==> flow/design.v <==
module fifo_sync #(
    parameter FW = 32,
    parameter DW = 32,
    parameter MD = 0,
    parameter SYNC_RD = 1,
    localparam WT_W = $clog2(FW)-1
) (
    input   wire logic          clk_i,
    input   wire logic          reset_i,
    input   wire logic          wr_en_i,
    input   wire logic [DW-1:0] wr_data_i,
    output  wire logic          full_o,
    input   wire logic          rd_i,
    output  logic      [DW-1:0] rd_data_o,
    output  wire logic          empty_o,
    output  logic               underflow_o,
    output  logic               overflow_o,
    input   wire logic [WT_W:0] threshold_i,
    output  wire logic          threshold_o
);
    reg [DW-1:0] fifo [0:FW-1];
    reg [$clog2(FW):0] read_ptr;
    reg [$clog2(FW):0] write_ptr;
    assign empty_o = (read_ptr == write_ptr);
    assign full_o = (write_ptr[$clog2(FW)] != read_ptr[$clog2(FW)]) & (read_ptr[$clog2(FW)-1:0] == write_ptr[$clog2(FW)-1:0]);
    always_ff @(posedge clk_i) begin
        if (reset_i) begin
            read_ptr <= 0;
            write_ptr <= 0;
        end
        if (~reset_i & wr_en_i & ~full_o) begin
            write_ptr <= write_ptr + 1;
        end
        if (~reset_i & rd_i & ~empty_o) begin
            read_ptr <= read_ptr + 1;
        end
    end
    always_ff @(posedge clk_i) begin
        if (~reset_i & wr_en_i & ~full_o) begin
            fifo[write_ptr[$clog2(FW)-1:0]] <= wr_data_i;
        end
        underflow_o <= empty_o & rd_i;
        overflow_o <= full_o & wr_en_i;
    end
    generate if (SYNC_RD) begin : __sfifo_if_synchronous_reads
        always_ff @(posedge clk_i) begin
            rd_data_o <= fifo[read_ptr[$clog2(FW)-1:0]];
        end
    end else begin : __sfifo_if_synchronous_reads
        assign rd_data_o = fifo[read_ptr[$clog2(FW)-1:0]];
    end endgenerate
    generate if (MD==0) begin : __sfifo_gen_lt
        assign threshold_o = (write_ptr[$clog2(FW)-1:0]-read_ptr[$clog2(FW)-1:0]) < threshold_i;
    end else if (MD==1) begin : __sfifo_gen_mt
        assign threshold_o = (write_ptr[$clog2(FW)-1:0]-read_ptr[$clog2(FW)-1:0]) > threshold_i;
    end else if (MD==3) begin : __sfifo_gen_le
        assign threshold_o = (write_ptr[$clog2(FW)-1:0]-read_ptr[$clog2(FW)-1:0]) <= threshold_i;
    end else if (MD==2) begin : __sfifo_gen_me
        assign threshold_o = (write_ptr[$clog2(FW)-1:0]-read_ptr[$clog2(FW)-1:0]) >= threshold_i;
    end endgenerate
endmodule
module tl_skdbf #(
    parameter DW   = 8,
    parameter SYNC = 0
) (
    input  wire logic          clk_i,
    input  wire logic          rst_i,
    input  wire logic          combinational_ready_i,
    output logic      [DW-1:0] cycle_data_o,
    output logic               cycle_vld_o,
    output logic               registered_ready_o,
    input  wire logic [DW-1:0] registered_data_i,
    input  wire logic          registered_vld_i
);
  reg [DW-1:0] held_data;
  reg held_vld;
  wire hold_data;
  assign hold_data = !combinational_ready_i & registered_ready_o & cycle_vld_o & registered_vld_i;
  assign registered_ready_o = !held_vld;
  always_ff @(posedge clk_i) begin
    if (rst_i) begin
      held_vld  <= '0;
      held_data <= '0;
    end else if (hold_data) begin
      held_data <= registered_data_i;
      held_vld  <= 1'b1;
    end else if (combinational_ready_i) begin
      held_vld <= '0;
    end
  end
  generate
    if (SYNC) begin : __skdbf_if_sync
      always_ff @(posedge clk_i) begin
        cycle_data_o <= held_vld ? held_data : registered_data_i;
        cycle_vld_o  <= rst_i ? 1'b0 : held_vld | registered_vld_i;
      end
    end else begin : __skdbf_if_async
      assign cycle_data_o = held_vld ? held_data : registered_data_i;
      assign cycle_vld_o  = held_vld | registered_vld_i;
    end
  endgenerate
endmodule
module uart_tx (
    input  wire        clock,
    input  wire        resetn,
    input  wire [15:0] bauddiv_i,      
    input  wire        tx_i,
    input  wire [ 7:0] tx_byte_i,
    output wire        tx_dequeue_o,
    output wire        tx_o,
    output wire        tx_busy_o
);
  reg start_q, byte_q, stop_q, cmpl_q, tx_q;
  reg [15:0] counter_q;
  reg [7:0] tx_byte_q;
  reg [2:0] byte_cnt_q;
  wire zero;
  assign zero = counter_q == 16'd0;
  assign tx_o = tx_q;
  assign tx_dequeue_o = cmpl_q;
  assign tx_busy_o = start_q | byte_q | stop_q | cmpl_q;
  always_ff @(posedge clock)
    if (!resetn || !(start_q || byte_q || stop_q) || zero || cmpl_q) counter_q <= bauddiv_i;
    else counter_q <= counter_q - 1'b1;
  always_ff @(posedge clock)
    if (!resetn || !(start_q | stop_q | byte_q | cmpl_q)) tx_q <= 1'b1;
    else if (cmpl_q) tx_q <= 1'b1;
    else if (stop_q) tx_q <= 1'b1;
    else if (byte_q) tx_q <= tx_byte_q[0];
    else if (start_q) tx_q <= 1'b0;
  always_ff @(posedge clock)
    if (!resetn || cmpl_q) start_q <= 1'b0;
    else if (!start_q) start_q <= tx_i;
  always_ff @(posedge clock)
    if (!resetn || cmpl_q) byte_q <= 1'b0;
    else if (!byte_q) byte_q <= start_q && zero;
  always_ff @(posedge clock)
    if (!resetn || cmpl_q) stop_q <= 1'b0;
    else if (!stop_q) stop_q <= byte_q && zero && (byte_cnt_q == 3'd7);
  always_ff @(posedge clock)
    if (!resetn || cmpl_q) byte_cnt_q <= 3'd0;
    else if (byte_q && zero) byte_cnt_q <= byte_cnt_q + 3'd1;
  always_ff @(posedge clock)
    if (!resetn || (tx_i && !start_q)) tx_byte_q <= tx_byte_i;
    else if (byte_q && zero) tx_byte_q <= {1'b0, tx_byte_q[7:1]};
  always_ff @(posedge clock)
    if (!resetn || cmpl_q) cmpl_q <= 1'b0;
    else if (!cmpl_q) cmpl_q <= stop_q && zero;
endmodule
module uart_rx (
    input  wire        clock,
    input  wire        resetn,
    input  wire [15:0] bauddiv_i,   
    input  wire        rx_i,
    output wire [ 7:0] rx_byte_o,
    output wire        rx_o,
    output wire        rx_busy_o
);
  (* ASYNC_REG = "TRUE" *) reg rx_q, rx_qq;
  reg sample_q, start_q, stop_q, hbit_q, cmpl_q;
  reg [15:0] counter_q;
  reg [ 7:0] rx_byte_q;
  reg [ 2:0] byte_cnt_q;
  wire rx, zero, sample_en, shift_en, last_shift;
  assign rx = !rx_qq;
  assign zero = counter_q == '0;
  assign sample_en = counter_q == {1'b0, bauddiv_i[15:1]};
  assign shift_en = zero && sample_q && start_q && !stop_q;
  assign last_shift = byte_cnt_q == 3'd7 && shift_en;
  assign rx_o = cmpl_q;
  assign rx_byte_o = rx_byte_q;
  assign rx_busy_o = sample_q | start_q | stop_q | hbit_q | cmpl_q;
  always_ff @(posedge clock)
    if (!resetn) rx_q <= 1'b1;
    else rx_q <= rx_i;
  always_ff @(posedge clock)
    if (!resetn) rx_qq <= 1'b1;
    else rx_qq <= rx_q;
  always_ff @(posedge clock)
    if ((!rx & !(sample_q | start_q)) || zero || !resetn || (sample_en & sample_q & rx & !start_q) || rx_o)
      counter_q <= bauddiv_i;
    else counter_q <= counter_q - 1'b1;
  always_ff @(posedge clock)
    if (rx_o || !resetn) sample_q <= 1'b0;
    else if (!sample_q) sample_q <= rx;
  always_ff @(posedge clock)
    if (rx_o || !resetn) start_q <= 1'b0;
    else if (!start_q) start_q <= sample_en & sample_q & rx;
  always_ff @(posedge clock)
    if (rx_o || !resetn) rx_byte_q <= 8'd0;
    else if (shift_en) rx_byte_q <= {rx_qq, rx_byte_q[7:1]};
  always_ff @(posedge clock)
    if (rx_o || !resetn) byte_cnt_q <= 3'd0;
    else if (shift_en) byte_cnt_q <= byte_cnt_q + 1'b1;
  always_ff @(posedge clock)
    if (rx_o || !resetn) stop_q <= 1'b0;
    else if (!stop_q) stop_q <= last_shift;
  always_ff @(posedge clock)
    if (rx_o || !resetn) hbit_q <= 1'b0;
    else if (stop_q && (counter_q == '0)) hbit_q <= 1'b1;
  always_ff @(posedge clock)
    if (rx_o || !resetn) cmpl_q <= 1'b0;
    else if (hbit_q && (counter_q == {1'b0, bauddiv_i[15:1]})) cmpl_q <= 1'b1;
endmodule
`default_nettype none
module TL_UART #(
    parameter [15:0] C_DEFAULT_BAUD_RATE = 16'd868,
    parameter C_DEFAULT_TX_ON = 1,
    parameter C_DEFAULT_RX_ON = 1,
    parameter C_TILELINK_ID_WIDTH = 1
) (
    input  wire                           uart_clock_i,
    input  wire                           uart_reset_i,
    input  wire [                    2:0] uart_a_opcode,
    input  wire [                    2:0] uart_a_param,
    input  wire [                    2:0] uart_a_size,
    input  wire [C_TILELINK_ID_WIDTH-1:0] uart_a_source,
    input  wire [                   11:0] uart_a_address,
    input  wire [                    3:0] uart_a_mask,
    input  wire [                   31:0] uart_a_data,
    input  wire                           uart_a_corrupt,
    input  wire                           uart_a_valid,
    output wire                           uart_a_ready,
    output wire [                    2:0] uart_d_opcode,
    output wire [                    1:0] uart_d_param,
    output wire [                    2:0] uart_d_size,
    output wire [C_TILELINK_ID_WIDTH-1:0] uart_d_source,
    output wire                           uart_d_denied,
    output wire [                   31:0] uart_d_data,
    output wire                           uart_d_corrupt,
    output wire                           uart_d_valid,
    input  wire                           uart_d_ready,
    input  wire                           UART_RX,
    output wire                           UART_TX,
    output wire                           UART_RX_IRQ,
    output wire                           UART_TX_IRQ
);
  localparam AW = 12;
  localparam IW = C_TILELINK_ID_WIDTH;
  wire          a_ready;
  wire          a_valid;
  wire [   2:0] a_opcode;
  /*verilator lint_off UNUSED*/
  wire [   2:0] a_param;
  /*verilator lint_on UNUSED*/
  wire [   2:0] a_size;
  wire [IW-1:0] a_source;
  wire [  11:0] a_address;
  wire [   3:0] a_mask;
  wire [  31:0] a_data;
  wire          a_corrupt;
  wire          d_ready;
  reg  [   2:0] d_opcode_q;
  reg  [   1:0] d_param_q;
  reg  [   2:0] d_size_q;
  reg  [IW-1:0] d_source_q;
  reg           d_denied_q;
  reg  [  15:0] d_data_q;
  reg           d_corrupt_q;
  reg           d_valid_q;
localparam [2:0] Get = 3'd4;
localparam [2:0] PutFullData = 3'd0;
localparam [2:0] PutPartialData = 3'd1;
localparam [2:0] ArithmeticData = 3'd2;
localparam [2:0] LogicalData = 3'd3;
localparam [2:0] AMOXOR = 3'd0;
localparam [2:0] AMOOR = 3'd1;
localparam [2:0] AMOAND = 3'd2;
localparam [2:0] AMOSWAP = 3'd3;
localparam [2:0] AMOMIN = 3'd0;
localparam [2:0] AMOMAX = 3'd1;
localparam [2:0] AMOMINU = 3'd2;
localparam [2:0] AMOMAXU = 3'd3;
localparam [2:0] AMOADD = 3'd4;
function automatic TL_isWriteTo(input [AW-1:0] address, input [AW-1:0] address_t);
  TL_isWriteTo = (address == address_t) && a_valid && (d_ready || !d_valid_q) && (a_opcode==PutFullData || a_opcode==PutPartialData || a_opcode==ArithmeticData || a_opcode==LogicalData);
endfunction
function automatic TL_isReadTo(input [AW-1:0] address, input [AW-1:0] address_t);
  TL_isReadTo = (address == address_t) && a_valid && (d_ready || !d_valid_q) && (a_opcode == Get || a_opcode==ArithmeticData || a_opcode==LogicalData);
endfunction
function automatic [2:0] TL_RetCode();
  TL_RetCode = (a_opcode == PutFullData || a_opcode == PutPartialData) ? 3'd0 : 3'd1;
endfunction
  assign d_ready = uart_d_ready;
  assign a_ready = d_ready || !d_valid_q;
  assign uart_d_opcode = d_opcode_q;
  assign uart_d_param = d_param_q;
  assign uart_d_size = d_size_q;
  assign uart_d_source = d_source_q;
  assign uart_d_denied = d_denied_q;
  assign uart_d_data = {16'd0, d_data_q};
  assign uart_d_corrupt = d_corrupt_q;
  assign uart_d_valid = d_valid_q;
  tl_skdbf #(
      .DW  (58 + IW),
      .SYNC(0)
  ) skdbf_inst (
      .clk_i(uart_clock_i),
      .rst_i(uart_reset_i),
      .combinational_ready_i(a_ready),
      .cycle_data_o({a_opcode, a_param, a_size, a_source, a_address, a_mask, a_data, a_corrupt}),
      .cycle_vld_o(a_valid),
      .registered_ready_o(uart_a_ready),
      .registered_data_i({
        uart_a_opcode,
        uart_a_param,
        uart_a_size,
        uart_a_source,
        uart_a_address,
        uart_a_mask,
        uart_a_data,
        uart_a_corrupt
      }),
      .registered_vld_i(uart_a_valid)
  );
  localparam [11:0] REG_UART_CTRL = 12'h000;  
  localparam [11:0] REG_UART_STATUS = 12'h004;   
  localparam [11:0] REG_UART_FIFOAX = 12'h008;   
  localparam [11:0] REG_UART_BAUDDIV = 12'h00C;   
  logic [15:0] UARTCTRL_q, UARTSTATS_q, FIFOAX_q, BAUDDIV_q, DATA_r;
  wire tx_dequeue, rx_enqueue, tx_full, tx_empty, rx_full, rx_empty, tx_underflow, tx_overflow, rx_underflow, rx_overflow, rx_threshold, tx_threshold, rx_busy, tx_busy;
  wire [7:0] rx_char, tx_char, rx_head;
  assign FIFOAX_q[7:0] = rx_empty ? 8'd0 : rx_head;
  reg
      RX_q,
      TX_q,
      RX_WATERMARK_IRQ_q,
      TX_WATERMARK_IRQ_q,
      RX_WATERMARK_IRQEN_q,
      TX_WATERMARK_IRQEN_q;
  reg [4:0] RX_WATERMARK_q, TX_WATERMARK_q;
  assign UARTCTRL_q = {
    2'd0, TX_WATERMARK_IRQEN_q, RX_WATERMARK_IRQEN_q, TX_WATERMARK_q, RX_WATERMARK_q, TX_q, RX_q
  };
  assign FIFOAX_q[15:8] = 8'd0;
  assign UARTSTATS_q = {
    8'd0,
    tx_busy,
    TX_WATERMARK_IRQ_q,
    tx_empty,
    tx_full,
    rx_busy,
    RX_WATERMARK_IRQ_q,
    rx_empty,
    rx_full
  };
  assign UART_RX_IRQ = RX_WATERMARK_IRQ_q;
  assign UART_TX_IRQ = TX_WATERMARK_IRQ_q;
  logic [15:0] w_val;
  assign w_val = a_data[15:0];
  always_ff @(posedge uart_clock_i)
    if (uart_reset_i) TX_q <= C_DEFAULT_TX_ON == 1 ? 1'b1 : 1'b0;
    else if (TL_isWriteTo(a_address, REG_UART_CTRL)) TX_q <= w_val[1];
  always_ff @(posedge uart_clock_i)
    if (uart_reset_i) RX_q <= C_DEFAULT_RX_ON == 1 ? 1'b1 : 1'b0;
    else if (TL_isWriteTo(a_address, REG_UART_CTRL)) RX_q <= w_val[0];
  always_ff @(posedge uart_clock_i)
    if (uart_reset_i) RX_WATERMARK_q <= 5'd0;
    else if (TL_isWriteTo(a_address, REG_UART_CTRL)) RX_WATERMARK_q <= w_val[6:2];
  always_ff @(posedge uart_clock_i)
    if (uart_reset_i) TX_WATERMARK_q <= 5'd0;
    else if (TL_isWriteTo(a_address, REG_UART_CTRL)) TX_WATERMARK_q <= w_val[11:7];
  always_ff @(posedge uart_clock_i)
    if (uart_reset_i) RX_WATERMARK_IRQEN_q <= 1'b0;
    else if (TL_isWriteTo(a_address, REG_UART_CTRL)) RX_WATERMARK_IRQEN_q <= w_val[12];
  always_ff @(posedge uart_clock_i)
    if (uart_reset_i) TX_WATERMARK_IRQEN_q <= 1'b0;
    else if (TL_isWriteTo(a_address, REG_UART_CTRL)) TX_WATERMARK_IRQEN_q <= w_val[13];
  always_ff @(posedge uart_clock_i)
    if (uart_reset_i) RX_WATERMARK_IRQ_q <= 1'b0;
    else if (TL_isWriteTo(a_address, REG_UART_STATUS)) RX_WATERMARK_IRQ_q <= w_val[2];
    else if (RX_WATERMARK_IRQEN_q & rx_threshold & !RX_WATERMARK_IRQ_q) RX_WATERMARK_IRQ_q <= 1'b1;
    else if (!RX_WATERMARK_IRQEN_q) RX_WATERMARK_IRQ_q <= 1'b0;
  always_ff @(posedge uart_clock_i)
    if (uart_reset_i) TX_WATERMARK_IRQ_q <= 1'b0;
    else if (TL_isWriteTo(a_address, REG_UART_STATUS)) TX_WATERMARK_IRQ_q <= w_val[6];
    else if (TX_WATERMARK_IRQEN_q & tx_threshold) TX_WATERMARK_IRQ_q <= 1'b1;
    else if (!TX_WATERMARK_IRQEN_q) TX_WATERMARK_IRQ_q <= 1'b0;
  always_ff @(posedge uart_clock_i)
    if (uart_reset_i) BAUDDIV_q <= C_DEFAULT_BAUD_RATE;
    else if (TL_isWriteTo(a_address, REG_UART_BAUDDIV)) BAUDDIV_q <= w_val[15:0];
  always_comb
    if (TL_isReadTo(a_address, REG_UART_CTRL)) DATA_r = UARTCTRL_q;
    else if (TL_isReadTo(a_address, REG_UART_STATUS)) DATA_r = UARTSTATS_q;
    else if (TL_isReadTo(a_address, REG_UART_FIFOAX)) DATA_r = FIFOAX_q;
    else if (TL_isReadTo(a_address, REG_UART_BAUDDIV)) DATA_r = BAUDDIV_q;
    else DATA_r = 16'd0;
  always_ff @(posedge uart_clock_i)
    if (uart_reset_i) begin
      d_valid_q <= 1'b0;
    end else if (a_valid && (d_ready || !d_valid_q)) begin
      d_valid_q <= 1'b1;
      d_opcode_q <= TL_RetCode();
      d_param_q <= '0;
      d_size_q <= a_size;
      d_source_q <= a_source;
      d_denied_q <= 1'b0;
      d_data_q <= DATA_r;
      d_corrupt_q <= 1'b0;
    end else if (d_ready) begin
      d_valid_q <= 1'b0;
    end
  fifo_sync #(
      .FW(32),
      .DW(8),
      .MD(1),
      .SYNC_RD(0)
  ) rx_fifo_inst (
      .clk_i(uart_clock_i),
      .reset_i(uart_reset_i),
      .wr_en_i(UARTCTRL_q[0] & rx_enqueue),
      .wr_data_i(rx_char),
      .full_o(rx_full),
      .rd_i(TL_isReadTo(a_address, REG_UART_FIFOAX)),
      .rd_data_o(rx_head),
      .empty_o(rx_empty),
      .underflow_o(rx_underflow),
      .overflow_o(rx_overflow),
      .threshold_i(UARTCTRL_q[6:2]),
      .threshold_o(rx_threshold)
  );
  fifo_sync #(
      .FW(32),
      .DW(8),
      .MD(1),
      .SYNC_RD(0)
  ) tx_fifo_inst (
      .clk_i(uart_clock_i),
      .reset_i(uart_reset_i),
      .wr_en_i(TL_isWriteTo(a_address, REG_UART_FIFOAX)),
      .wr_data_i(a_data[7:0]),
      .full_o(tx_full),
      .rd_i(tx_dequeue),
      .rd_data_o(tx_char),
      .empty_o(tx_empty),
      .underflow_o(tx_underflow),
      .overflow_o(tx_overflow),
      .threshold_i(UARTCTRL_q[11:7]),
      .threshold_o(tx_threshold)
  );
  uart_rx uart_reciever (
      .clock(uart_clock_i),
      .resetn(!uart_reset_i),
      .bauddiv_i(BAUDDIV_q),
      .rx_i(UART_RX),
      .rx_byte_o(rx_char),
      .rx_o(rx_enqueue),
      .rx_busy_o(rx_busy)
  );
  uart_tx uart_trasmitter (
      .clock(uart_clock_i),
      .resetn(!uart_reset_i),
      .bauddiv_i(BAUDDIV_q),
      .tx_i(UARTCTRL_q[1] & !tx_empty),
      .tx_byte_i(tx_char),
      .tx_dequeue_o(tx_dequeue),
      .tx_o(UART_TX),
      .tx_busy_o(tx_busy)
  );
  /*verilator lint_off UNUSED*/
  wire unused;
  assign unused = (|a_data[31:16]) | tx_underflow | rx_underflow | tx_overflow | rx_overflow | (|a_mask) | a_corrupt;
  /*verilator lint_on UNUSED*/
endmodule
# Step by step through the tools: TL_UART
# Tool output for the design above before and after an edit, in the order of the flow.
# "before" refers to lines of the RTL above, "after" to lines of the edited file.
# "change" is "after" less "before", of the values as shown; "change_rel_pct" is that difference over "before", in percent.
# Not given: -
# design
top_module	TL_UART
clock_port	uart_clock_i
cell_library	sky130hd
lib_corner	tt_025C_1v80

# The edit
# The edit as a unified diff against the file above.
# This change comes from a script, not from a designer. The edited design behaves differently; no optimisation was intended.
# begin of diff
@@ -422,5 +422,5 @@
   fifo_sync #(
       .FW(32),
-      .DW(8),
+      .DW(4),
       .MD(1),
       .SYNC_RD(0)
# end of diff

# After elaboration
# Counts by Yosys on the flattened word-level netlist (proc, flatten, opt, wreduce; memories kept). Print and check cells are left out. Cells with the same type and inputs are merged into one.
# Memory sizes are those after Yosys's memory passes, which may raise the word count (mostly to a power of two), join words into wider ones and drop unused or constant bits.
# classes
element	before	after	change	change_rel_pct
addsub	10	10	0	0.00
compare	2	2	0	0.00
n_eq	18	18	0	0.00
n_mux	43	43	0	0.00
logic	39	39	0	0.00
reduce_and_logical	74	74	0	0.00
# ops
op	before	after	change	change_rel_pct
two-way mux 8 bit	5	2	-3	-60.00
two-way mux 4 bit	0	2	2	-
two-way mux 7 bit	0	1	1	-
logical AND 1 bit	28	28	0	0.00
bitwise AND 1 bit	22	22	0	0.00
two-way mux 1 bit	22	22	0	0.00
logical OR 1 bit	19	19	0	0.00
zero test 1 bit	12	12	0	0.00
bitwise OR 1 bit	11	11	0	0.00
nonzero test 2 bit	8	8	0	0.00
NOT 1 bit	6	6	0	0.00
two-way mux 6 bit	5	5	0	0.00
adder 6 x 1 -> 6 bit with constant B	4	4	0	0.00
two-way mux 14 bit	4	4	0	0.00
two-way mux 5 bit	4	4	0	0.00
equality test 3 bit with constant B	3	3	0	0.00
adder 3 x 1 -> 3 bit with constant B	2	2	0	0.00
equality test 12 x 4 -> 1 bit with constant B	2	2	0	0.00
equality test 3 x 2 -> 1 bit with constant B	2	2	0	0.00
equality test 5 bit	2	2	0	0.00
equality test 6 bit	2	2	0	0.00
greater-than comparator 5 bit	2	2	0	0.00
zero test 16 bit	2	2	0	0.00
two-way mux 16 bit	2	2	0	0.00
!= test 1 bit	2	2	0	0.00
!= test 3 x 1 -> 1 bit with constant B	2	2	0	0.00
subtractor 16 x 1 -> 16 bit with constant B	2	2	0	0.00
subtractor 5 bit	2	2	0	0.00
# Not every row of either side is listed.
# bits
element	before	after	change	change_rel_pct
regBits	206	205	-1	-0.49
ram_bits	512	384	-128	-25.00
clocked_rd_ports_x_width	16	12	-4	-25.00
mem_count	2	2	0	0.00
input_bits	64	64	0	0.00
out_inout_bits	48	48	0	0.00
word_cells	227	228	1	0.44
# mem_list
element	before	after
mem_shapes	rx_fifo_inst.fifo 32x8 r1 w1; tx_fifo_inst.fifo 32x8 r1 w1	rx_fifo_inst.fifo 32x8 r1 w1; tx_fifo_inst.fifo 32x4 r1 w1

# Depth
# Longest topological path by Yosys (ltp), each cell counted once; first at word level (registers and memories cut), then after technology mapping (sequential cells cut; the memories' decode and read muxes count).
# depth
element	before	after	change	change_rel_pct
word_depth	9	9	0	0.00
abc_area	0	0	-	-
mapped_depth	13	13	0	0.00
mapped_depth_nobuf	13	13	0	0.00

# Synthesis result
# Yosys stat after the flow's synthesis: flattened, memories mapped to cells. It holds for the ABC_AREA given above (unset counts as 0); a run with the other value may have another netlist.
# mapped
element	before	after	change	change_rel_pct
cells	1828	1608	-220	-12.04
area_um2	29090.4	23941.7	-5148.7	-17.70
sequential_area_um2	19708.9	15745.1	-3963.8	-20.11
ffs	702	570	-132	-18.80
n_buf	107	103	-4	-3.74
# types
type	before	after	change	change_rel_pct
sky130_fd_sc_hd__edfxtp_1	565	433	-132	-23.36
sky130_fd_sc_hd__mux4_2	147	113	-34	-23.13
sky130_fd_sc_hd__nand2_1	148	120	-28	-18.92
sky130_fd_sc_hd__a211oi_1	11	24	13	118.18
sky130_fd_sc_hd__a21oi_1	80	68	-12	-15.00
sky130_fd_sc_hd__nor2_1	171	182	11	6.43
sky130_fd_sc_hd__xnor2_1	43	32	-11	-25.58
sky130_fd_sc_hd__xor2_1	31	42	11	35.48
sky130_fd_sc_hd__mux2i_1	51	42	-9	-17.65
sky130_fd_sc_hd__clkbuf_1	43	50	7	16.28
sky130_fd_sc_hd__nand2b_1	14	8	-6	-42.86
sky130_fd_sc_hd__buf_1	7	1	-6	-85.71
sky130_fd_sc_hd__buf_2	22	17	-5	-22.73
sky130_fd_sc_hd__o221ai_1	7	2	-5	-71.43
sky130_fd_sc_hd__mux2_4	6	1	-5	-83.33
sky130_fd_sc_hd__inv_1	36	32	-4	-11.11
sky130_fd_sc_hd__mux2_2	26	22	-4	-15.38
sky130_fd_sc_hd__nor2b_1	19	15	-4	-21.05
# Not every row of either side is listed.
# The figures by module come from a second, unflattened synthesis with its own total; it is not the netlist above.
# unflattened
element	before	after	change	change_rel_pct
cells_unflattened	1966	1788	-178	-9.05
hier_area_um2	31296.3	26621.8	-4674.5	-14.94
# Rows give one instance, submodules left out.
# modules_before
mod	instances	cells	area_um2	mod_seq_area_um2
fifo_sync	2	528	11053.1	8187.9
tl_skdbf	1	327	3380.7	1201.2
TL_UART	1	275	2663.8	1291.2
uart_rx	1	170	1747.9	680.7
uart_tx	1	138	1397.6	720.7
# modules_after
mod	instances	cells	area_um2	mod_seq_area_um2
fifo_sync	1	528	11053.1	8187.9
fifo_sync	1	344	6218.5	4344.2
tl_skdbf	1	327	3380.7	1201.2
TL_UART	1	275	2663.8	1291.2
uart_rx	1	170	1747.9	680.7
uart_tx	1	144	1557.7	720.7

# Path before layout
# Source: OpenSTA report_checks on the synthesized netlist (no wires, ideal clock, input and output delay 20% of the period each), path of least setup slack; recovery checks are left aside. Register names are those of the netlist, which keeps one name where synthesis merged equal registers.
# synth_path
element	before	after	change	change_rel_pct
path_type	input to register	input to register	-	-
startpoint	in uart_reset_i	in uart_reset_i	-	-
endpoint	reg d_data_q[0]	reg d_data_q[0]	-	-
clock_period_ns	8.0	8.0	0.0	0.00
in_delay_ns	1.600	1.600	0.000	0.00
setup_time_ns	0.426	0.425	-0.001	-
t_first_pin_ns	1.600	1.600	0.000	0.00
arrival_ns	3.511	3.687	0.176	5.01
required_time_ns	7.574	7.575	0.001	0.01
path_slack_ns	4.063	3.888	-0.175	-
delay_ns	2.337	2.512	0.175	7.49
path_stages	3	4	1	33.33
path_buffers	2	3	1	50.00
synth_period_reached_ns	3.937	4.112	0.175	4.45
# "delay_ns" is the arrival time less input delay plus setup time.
# "path_stages" counts driving pins, that of a launching flip-flop among them; a cell with two outputs on the path counts twice.
# "synth_period_reached_ns" = period - worst setup slack (recovery checks aside). The figure is calculated, with input and output delays left at 20% of the set period.
# Between the ends stands the longest chain of elaborated cells between them, by number of cells; it is not shown to be the way that was timed. Of several equally long chains one is given.
# A line is the first line of the expression or statement that the cell stems from. Yosys adds cells for indexed reads and writes and turns some case tables into memories.
# synth_via_before
cell_sequence	sky130_fd_sc_hd__clkbuf_1 sky130_fd_sc_hd__clkbuf_1 sky130_fd_sc_hd__nor3_1
elab_chain_cells	2
cells_between	2
cone_classes	logic (1); reduce/logical (1)
# synth_rtl_before
element	line_no	text
start: declaration	213	input  wire                           uart_reset_i,
NOT 1 bit	-
AND reduction 2 bit	-
end: assignment	398	d_data_q <= DATA_r;
end: declaration	258	reg  [  15:0] d_data_q;
# synth_via_after
cell_sequence	sky130_fd_sc_hd__clkbuf_1 sky130_fd_sc_hd__clkbuf_1 sky130_fd_sc_hd__clkbuf_1 sky130_fd_sc_hd__nor3_1
elab_chain_cells	2
cells_between	2
cone_classes	logic (1); reduce/logical (1)
# synth_rtl_after
element	line_no	text
start: declaration	213	input  wire                           uart_reset_i,
NOT 1 bit	-
AND reduction 2 bit	-
end: assignment	398	d_data_q <= DATA_r;
end: declaration	258	reg  [  15:0] d_data_q;

# Worst path after layout
# From the final timing report of the runs of pair 1: the path of least setup slack in the routed layout; clock arrival at registers is part of the times.
# layout_path
element	before	after	change	change_rel_pct
path_type	register to register	register to register	-	-
startpoint	reg rx_fifo_inst.write_ptr[2]	reg rx_fifo_inst.write_ptr[2]	-	-
endpoint	mem rx_fifo_inst.fifo[25][3]	mem rx_fifo_inst.fifo[15][0]	-	-
clock_period_ns	4.73	4.73	0.00	0.00
setup_time_ns	0.37	0.37	0.00	-
t_first_pin_ns	0.61	0.62	0.01	1.64
arrival_ns	3.82	3.79	-0.03	-0.79
required_time_ns	4.95	4.93	-0.02	-0.40
path_slack_ns	1.13	1.15	0.02	-
path_stages	7	7	0	0.00
path_buffers	0	0	0	-
# Between the ends stands the longest chain of elaborated cells between them, by number of cells; it is not shown to be the way that was timed. Of several equally long chains one is given.
# before: Only ways into the end's enable, where the timed path ends, are counted here.
# layout_via_before
cell_sequence	sky130_fd_sc_hd__edfxtp_1 sky130_fd_sc_hd__ha_1 sky130_fd_sc_hd__nand4_1 sky130_fd_sc_hd__nor2_1 sky130_fd_sc_hd__a211oi_1 sky130_fd_sc_hd__nand2_1 sky130_fd_sc_hd__nor2_1
elab_chain_cells	5
cells_between	6
cone_classes	eq/ne (1); mux (2); logic (3)
# layout_rtl_before
element	line_no	text
start: declaration	23	reg [$clog2(FW):0] write_ptr;
start: assignment	29	write_ptr <= 0;
start: assignment	32	write_ptr <= write_ptr + 1;
equality test 5 bit	25	assign full_o = (write_ptr[$clog2(FW)] != read_ptr[$clog2(FW)]) & (read_ptr[$clog2(FW)-1:0] == write_ptr[$clog ...
bitwise AND 1 bit	25
NOT 1 bit	39	if (~reset_i & wr_en_i & ~full_o) begin
bitwise AND 1 bit	39
two-way mux 5 bit	39
end: declaration	21	reg [DW-1:0] fifo [0:FW-1];
# after: Only ways into the end's enable, where the timed path ends, are counted here.
# layout_via_after
cell_sequence	sky130_fd_sc_hd__edfxtp_1 sky130_fd_sc_hd__ha_1 sky130_fd_sc_hd__nand4_1 sky130_fd_sc_hd__nor2_1 sky130_fd_sc_hd__a211oi_1 sky130_fd_sc_hd__nand2_1 sky130_fd_sc_hd__nor2_1
elab_chain_cells	5
cells_between	6
cone_classes	eq/ne (1); mux (2); logic (3)
# layout_rtl_after
element	line_no	text
start: declaration	23	reg [$clog2(FW):0] write_ptr;
start: assignment	29	write_ptr <= 0;
start: assignment	32	write_ptr <= write_ptr + 1;
equality test 5 bit	25	assign full_o = (write_ptr[$clog2(FW)] != read_ptr[$clog2(FW)]) & (read_ptr[$clog2(FW)-1:0] == write_ptr[$clog ...
bitwise AND 1 bit	25
NOT 1 bit	39	if (~reset_i & wr_en_i & ~full_o) begin
bitwise AND 1 bit	39
two-way mux 5 bit	39
end: declaration	21	reg [DW-1:0] fifo [0:FW-1];

# Flow runs
# Both versions went through the flow (Yosys, OpenROAD) with the same settings in each pair. Constraints: input delay and output delay 20% of the set period each, output load 0.01 pF.
# settings_pair_1
CORE_UTILIZATION	40
PLACE_DENSITY	0.6
period_ns	4.73
CAP_MARGIN	20
CORE_MARGIN	2
SLEW_MARGIN	20
# measured_pair_1
element	before	after	change	change_rel_pct
synth_chip_area_um2	29090.4	23941.7	-5148.7	-17.70
design_die_area_um2	74898.0	61826.8	-13071.2	-17.45
utilization_pct	46.5	46.3	-0.2	-
worst_setup_slack_ns	1.131	1.148	0.017	-
final_hold_ws_ns	0.412	0.432	0.020	-
achieved_period_ns	3.599	3.582	-0.017	-0.47
# settings_pair_2
CAP_MARGIN	35
CORE_UTILIZATION	30
CTS_CLUSTER_DIAMETER	97
CTS_CLUSTER_SIZE	14
GPL_ROUTABILITY_DRIVEN	0
GPL_TIMING_DRIVEN	0
MIN_ROUTING_LAYER	met2
PLACE_DENSITY_LB_ADDON	0.04
SLEW_MARGIN	15
TNS_END_PERCENT	60
period_ns	5.47
CORE_MARGIN	2
# measured_pair_2
element	before	after	change	change_rel_pct
synth_chip_area_um2	29090.4	23941.7	-5148.7	-17.70
design_die_area_um2	99474.0	82082.2	-17391.8	-17.48
utilization_pct	35.0	35.0	0.0	-
worst_setup_slack_ns	1.380	1.467	0.087	-
final_hold_ws_ns	0.410	0.421	0.011	-
achieved_period_ns	4.090	4.003	-0.087	-2.13
# "achieved_period_ns" = clock period - worst setup slack. The figure is calculated, with input and output delays left at 20% of the set period.
